==> flow/design.v <==
module ResonantLowPassFilter(
    input clk,
    input signed [15:0] audio_in,
    input signed [15:0] cutoff,
    input signed [15:0] resonance,
    input signed [15:0] gain,
    input reset_n,
    output reg signed [15:0] filtered_audio
);
    parameter [15:0] MAX_POS_VALUE = 16'h7FFF;
    parameter [15:0] MIN_NEG_VALUE = -16'h8000;
    reg signed [15:0] state;
    reg signed [15:0] feedback;
    reg signed [15:0] output_reg;
    reg signed [15:0] alpha;
    reg signed [15:0] beta;
    reg signed [15:0] gamma;
    wire signed [31:0] fb_prod  = $signed(state) * $signed(beta);
    wire signed [31:0] out_prod = $signed(state) * $signed(alpha);
    wire signed [16:0] fb_full  = fb_prod >>> 15;
    wire signed [16:0] out_full = out_prod >>> 15;
    wire signed [16:0] st_full  = $signed(audio_in) - $signed(feedback);
    wire signed [16:0] fa_full  = $signed(output_reg) + ($signed(gamma) >>> 1);
    function signed [15:0] sat17;
        input signed [16:0] v;
        begin
            if (v > $signed({MAX_POS_VALUE[15], MAX_POS_VALUE}))
                sat17 = $signed(MAX_POS_VALUE);
            else if (v < $signed({MIN_NEG_VALUE[15], MIN_NEG_VALUE}))
                sat17 = $signed(MIN_NEG_VALUE);
            else
                sat17 = v[15:0];
        end
    endfunction
    always @(posedge clk or negedge reset_n) begin
        if (!reset_n) begin
            state <= $signed(16'h0000);
            feedback <= $signed(16'h0000);
            output_reg <= $signed(16'h0000);
            alpha <= $signed(16'h0000);
            beta <= $signed(16'h0000);
            gamma <= $signed(16'h0000);
            filtered_audio <= $signed(16'h0000);
        end else begin
            alpha <= $signed(cutoff);
            beta <= $signed(resonance);
            gamma <= $signed(gain);
            feedback <= sat17(fb_full);
            state <= sat17(st_full);
            output_reg <= sat17(out_full);
            filtered_audio <= sat17(fa_full);  
        end
    end
endmodule
## From RTL to reports: ResonantLowPassFilter

Module ResonantLowPassFilter before and after one edit of its RTL, step after step.
Lines under "original" count in the file above, lines under "edited" in the edited file.
"change": "edited" minus "original" as printed here. "rel. change": 100 x difference / "original".
Operators: Yosys type, input widths -> output width; for muxes data width and select width s.
Cell names lack the library's common part.
Not given: -

- Top module: ResonantLowPassFilter
- Clock input: clk
- Library: sky130hd
- Timing corner: tt_025C_1v80

## Edit of the RTL

Unified diff, file above to edited file.
This change comes from a script, not from a designer. The edited design behaves differently; no optimisation was intended.

```diff
@@ -33,14 +33,6 @@
         end
     endfunction
-    always @(posedge clk or negedge reset_n) begin
-        if (!reset_n) begin
-            state <= $signed(16'h0000);
-            feedback <= $signed(16'h0000);
-            output_reg <= $signed(16'h0000);
-            alpha <= $signed(16'h0000);
-            beta <= $signed(16'h0000);
-            gamma <= $signed(16'h0000);
-            filtered_audio <= $signed(16'h0000);
-        end else begin
+    always @(posedge clk) begin
+        begin
             alpha <= $signed(cutoff);
             beta <= $signed(resonance);
```

## Elaborated design

Counts by Yosys on the flattened word-level netlist (proc, flatten, opt, wreduce; memories kept). Register bits leave out memories and registers merged into their read ports (data or address); mux counts leave out enables and synchronous resets folded into registers. Print and check cells are left out. Cells with the same type and inputs are merged into one.

Bit counts:

| what | original | edited | change | rel. change (%) |
|---|---|---|---|---|
| register bits after elaboration | 112 | 112 | 0 | 0.00 |
| input bits | 66 | 66 | 0 | 0.00 |
| cells after elaboration | 27 | 23 | -4 | -14.81 |

Cells by class:

| what | original | edited | change | rel. change (%) |
|---|---|---|---|---|
| $add $sub $neg | 2 | 2 | 0 | 0.00 |
| multiply operators | 2 | 2 | 0 | 0.00 |
| $lt $le $gt $ge | 8 | 8 | 0 | 0.00 |
| multiplexer cells | 8 | 4 | -4 | -50.00 |

Operator list:

| operator | original | edited | change | rel. change (%) |
|---|---|---|---|---|
| $mux 16 | 8 | 4 | -4 | -50.00 |
| $gt 17x16->1 const B | 4 | 4 | 0 | 0.00 |
| $lt 17x16->1 const B | 4 | 4 | 0 | 0.00 |
| $mul 16x16->32 | 2 | 2 | 0 | 0.00 |
| $add 16x15->17 | 1 | 1 | 0 | 0.00 |
| $sub 16x16->17 | 1 | 1 | 0 | 0.00 |

## Logic depth

Yosys ltp: most cells in a row. Word level: on the elaborated netlist, between registers, memories and ports. Mapped: between sequential cells and ports; inverters and the memories' decode and read muxes count.

Depth:

| what | original | edited | change | rel. change (%) |
|---|---|---|---|---|
| depth in word-level cells | 4 | 3 | -1 | -25.00 |
| ABC_AREA | 0 | 0 | - | - |
| depth in mapped cells | 24 | 24 | 0 | 0.00 |
| mapped depth without buffers | 21 | 21 | 0 | 0.00 |

## After synthesis

The flow's flattened synthesis, as Yosys stat reports it; memories are mapped. The netlist is that of the ABC_AREA named above (0 if unset); the other value can give another one.

Mapped netlist:

| what | original | edited | change | rel. change (%) |
|---|---|---|---|---|
| cells in the netlist | 2444 | 2493 | +49 | +2.00 |
| synthesis area (um^2) | 23560.1 | 23373.7 | -186.4 | -0.79 |
| mapped flip-flops | 111 | 111 | 0 | 0.00 |

Cell types:

| cell type | original | edited | change | rel. change (%) |
|---|---|---|---|---|
| dfrtp_1 | 111 | 0 | -111 | -100.00 |
| dfxtp_1 | 0 | 111 | +111 | - |
| a21oi_1 | 72 | 56 | -16 | -22.22 |
| a21o_1 | 6 | 22 | +16 | +266.67 |
| nor3_1 | 3 | 19 | +16 | +533.33 |
| inv_1 | 607 | 617 | +10 | +1.65 |
| a211oi_1 | 9 | 18 | +9 | +100.00 |
| nand2_1 | 265 | 258 | -7 | -2.64 |
| a31oi_1 | 1 | 8 | +7 | +700.00 |
| and2_1 | 244 | 250 | +6 | +2.46 |
| xor2_1 | 18 | 13 | -5 | -27.78 |
| nand3_1 | 17 | 22 | +5 | +29.41 |
| maj3_1 | 7 | 12 | +5 | +71.43 |
| clkbuf_1 | 80 | 84 | +4 | +5.00 |
| nor2_1 | 51 | 47 | -4 | -7.84 |
| nand2b_1 | 15 | 11 | -4 | -26.67 |
| o211ai_1 | 7 | 3 | -4 | -57.14 |
| and3_1 | 5 | 9 | +4 | +80.00 |

The list need not be complete.

## Path before layout

Source: OpenSTA report_checks on the synthesized netlist (no wires, ideal clock, input and output delay 20% of the period each), path of least setup slack; recovery checks are left aside. Register names are those of the netlist, which keeps one name where synthesis merged equal registers.

Timing path after synthesis:

| what | original | edited | change | rel. change (%) |
|---|---|---|---|---|
| path type | register to register | register to register | - | - |
| from | reg state[15] | reg state[15] | - | - |
| to | reg feedback[13] | reg feedback[11] | - | - |
| period (ns) | 7.0 | 7.0 | 0.0 | 0.00 |
| setup time (ns) | 0.125 | 0.125 | 0.000 | - |
| launch time at the first pin (ns) | 0.000 | 0.000 | 0.000 | - |
| arrival time (ns) | 6.258 | 6.165 | -0.093 | -1.49 |
| data required time (ns) | 6.875 | 6.875 | 0.000 | 0.00 |
| path slack (ns) | 0.617 | 0.710 | +0.093 | - |
| delay of the path (ns) | 6.383 | 6.290 | -0.093 | -1.46 |
| stages on the path | 22 | 20 | -2 | -9.09 |
| path buffers | 2 | 2 | 0 | 0.00 |
| synthesis period reached (ns) | 6.383 | 6.29 | -0.093 | -1.46 |

"delay of the path" is the arrival time less input delay plus setup time.
"stages on the path" counts driving pins, that of a launching flip-flop among them; a cell with two outputs on the path counts twice.
"synthesis period reached" is the clock period less the worst setup slack; recovery checks do not enter. This is arithmetic on one report: input and output delays are still those of the set period (20% each).
The rows between start and end are the longest chain of elaborated cells between them; the timing report does not say that the signal goes this way. Where chains are equally long, one stands for them.
A line is the first line of the expression or statement that the cell stems from. Yosys adds cells for indexed reads and writes and turns some case tables into memories.

On the way, after synthesis, original:
- Path through: dfrtp_1 clkbuf_1 nand2_1 inv_1 fa_1 fa_1 fa_1 fa_1 fa_1 inv_1 fa_1 inv_1 ha_1 and3_1 nand2_1 o211ai_1 a21oi_1 o21ai_0 or3_1 mux2i_1 buf_2 o21ai_1
- Cells in the longest elaborated chain: 4
- Elaborated cells on any way between the ends: 5
- Source lines of those cells: 3
- Those cells by class: mul: 1; compare: 2; mux: 2

Ends and longest elaborated chain, after synthesis, original:

| what | line | text |
|---|---|---|
| start: declaration | 12 | `reg signed [15:0] state;` |
| start: assignment | 37 | `state <= $signed(16'h0000);` |
| start: assignment | 49 | `state <= sat17(st_full);` |
| $mul 16x16->32 | 18 | `wire signed [31:0] fb_prod  = $signed(state) * $signed(beta);` |
| $lt 17x16->1 | 29 | `else if (v < $signed({MIN_NEG_VALUE[15], MIN_NEG_VALUE}))` |
| $mux 16 | 29 |  |
| $mux 16 | 27 | `if (v > $signed({MAX_POS_VALUE[15], MAX_POS_VALUE}))` |
| end: assignment | 38 | `feedback <= $signed(16'h0000);` |
| end: assignment | 48 | `feedback <= sat17(fb_full);` |
| end: declaration | 13 | `reg signed [15:0] feedback;` |

On the way, after synthesis, edited:
- Path through: dfxtp_1 clkbuf_1 nand2_1 inv_1 fa_1 fa_1 fa_1 fa_1 fa_1 fa_1 ha_1 a21o_1 a21o_1 a21oi_1 nor2_1 a21oi_1 a31oi_1 nor4_1 buf_2 a211oi_1
- Cells in the longest elaborated chain: 3
- Elaborated cells on any way between the ends: 4
- Source lines of those cells: 3
- Those cells by class: mul: 1; compare: 2; mux: 1

Ends and longest elaborated chain, after synthesis, edited:

| what | line | text |
|---|---|---|
| start: declaration | 12 | `reg signed [15:0] state;` |
| start: assignment | 41 | `state <= sat17(st_full);` |
| $mul 16x16->32 | 18 | `wire signed [31:0] fb_prod  = $signed(state) * $signed(beta);` |
| $lt 17x16->1 | 29 | `else if (v < $signed({MIN_NEG_VALUE[15], MIN_NEG_VALUE}))` |
| $mux 16 | 29 |  |
| end: assignment | 40 | `feedback <= sat17(fb_full);` |
| end: declaration | 13 | `reg signed [15:0] feedback;` |

## Timing after layout

Path of least setup slack in the final report of each run of set A (OpenROAD, finished layout, wires in). Where an end is a register, its clock arrival counts in the times.

Timing path post-layout:

| what | original | edited | change | rel. change (%) |
|---|---|---|---|---|
| path type | register to register | register to register | - | - |
| from | reg state[15] | reg state[13] | - | - |
| to | reg feedback[12] | reg output_reg[1] | - | - |
| period (ns) | 6.75 | 6.75 | 0.00 | 0.00 |
| setup time (ns) | 0.11 | 0.12 | +0.01 | - |
| launch time at the first pin (ns) | 0.40 | 0.41 | +0.01 | +2.50 |
| arrival time (ns) | 6.79 | 6.78 | -0.01 | -0.15 |
| data required time (ns) | 7.03 | 7.02 | -0.01 | -0.14 |
| path slack (ns) | 0.24 | 0.24 | 0.00 | - |
| stages on the path | 22 | 22 | 0 | 0.00 |
| path buffers | 2 | 2 | 0 | 0.00 |

The rows between start and end are the longest chain of elaborated cells between them; the timing report does not say that the signal goes this way. Where chains are equally long, one stands for them.

On the way, post-layout, original:
- Path through: dfrtp_1 buf_4 nand2_1 inv_1 fa_1 fa_1 fa_1 fa_1 fa_1 inv_1 fa_1 inv_1 ha_1 and4_1 and3_1 inv_1 a211o_1 a2111oi_4 or3_1 mux2i_1 buf_4 o21ai_0
- Cells in the longest elaborated chain: 4
- Elaborated cells on any way between the ends: 5
- Source lines of those cells: 3
- Those cells by class: mul: 1; compare: 2; mux: 2

Ends and longest elaborated chain, post-layout, original:

| what | line | text |
|---|---|---|
| start: declaration | 12 | `reg signed [15:0] state;` |
| start: assignment | 37 | `state <= $signed(16'h0000);` |
| start: assignment | 49 | `state <= sat17(st_full);` |
| $mul 16x16->32 | 18 | `wire signed [31:0] fb_prod  = $signed(state) * $signed(beta);` |
| $lt 17x16->1 | 29 | `else if (v < $signed({MIN_NEG_VALUE[15], MIN_NEG_VALUE}))` |
| $mux 16 | 29 |  |
| $mux 16 | 27 | `if (v > $signed({MAX_POS_VALUE[15], MAX_POS_VALUE}))` |
| end: assignment | 38 | `feedback <= $signed(16'h0000);` |
| end: assignment | 48 | `feedback <= sat17(fb_full);` |
| end: declaration | 13 | `reg signed [15:0] feedback;` |

On the way, post-layout, edited:
- Path through: dfxtp_2 buf_4 nand2_1 fa_1 inv_1 fa_1 fa_1 fa_1 fa_1 inv_1 fa_1 inv_1 ha_1 a21o_1 a21o_1 a211o_1 a21oi_1 o21a_2 o21ai_2 xor2_4 buf_12 maj3_1
- Cells in the longest elaborated chain: 3
- Elaborated cells on any way between the ends: 4
- Source lines of those cells: 3
- Those cells by class: mul: 1; compare: 2; mux: 1

Ends and longest elaborated chain, post-layout, edited:

| what | line | text |
|---|---|---|
| start: declaration | 12 | `reg signed [15:0] state;` |
| start: assignment | 41 | `state <= sat17(st_full);` |
| $mul 16x16->32 | 19 | `wire signed [31:0] out_prod = $signed(state) * $signed(alpha);` |
| $lt 17x16->1 | 29 | `else if (v < $signed({MIN_NEG_VALUE[15], MIN_NEG_VALUE}))` |
| $mux 16 | 29 |  |
| end: assignment | 42 | `output_reg <= sat17(out_full);` |
| end: declaration | 14 | `reg signed [15:0] output_reg;` |

## Layout results

Both versions went through the flow (Yosys, OpenROAD) with the same settings in each pair. Constraints: input delay and output delay 20% of the set period each, output load 0.01 pF.

Settings, set A:
- CORE_UTILIZATION: 40
- period_ns: 6.75
- CAP_MARGIN: 20
- CORE_MARGIN: 2
- SLEW_MARGIN: 20

Results, set A:

| what | original | edited | change | rel. change (%) |
|---|---|---|---|---|
| post-synthesis cell area (um^2) | 23560.1 | 23373.7 | -186.4 | -0.79 |
| die size (um^2) | 60858.4 | 60383.2 | -475.2 | -0.78 |
| area of the standard cells in the finished layout (um^2) | 26280.2 | 25932.4 | -347.8 | -1.32 |
| post-layout utilization (%) | 45.4 | 44.9 | -0.5 | - |
| worst setup slack after layout (ns) | 0.240 | 0.244 | +0.004 | - |
| total negative setup slack (ns) | 0.000 | 0.000 | 0.000 | - |
| post-route worst hold slack (ns) | 0.611 | 0.620 | +0.009 | - |
| achieved period (ns) | 6.510 | 6.506 | -0.004 | -0.06 |

"achieved period": clock period set for the run, less the worst setup slack. It is reckoned from that one timing run; input and output delays stay at 20% of the period that was set.
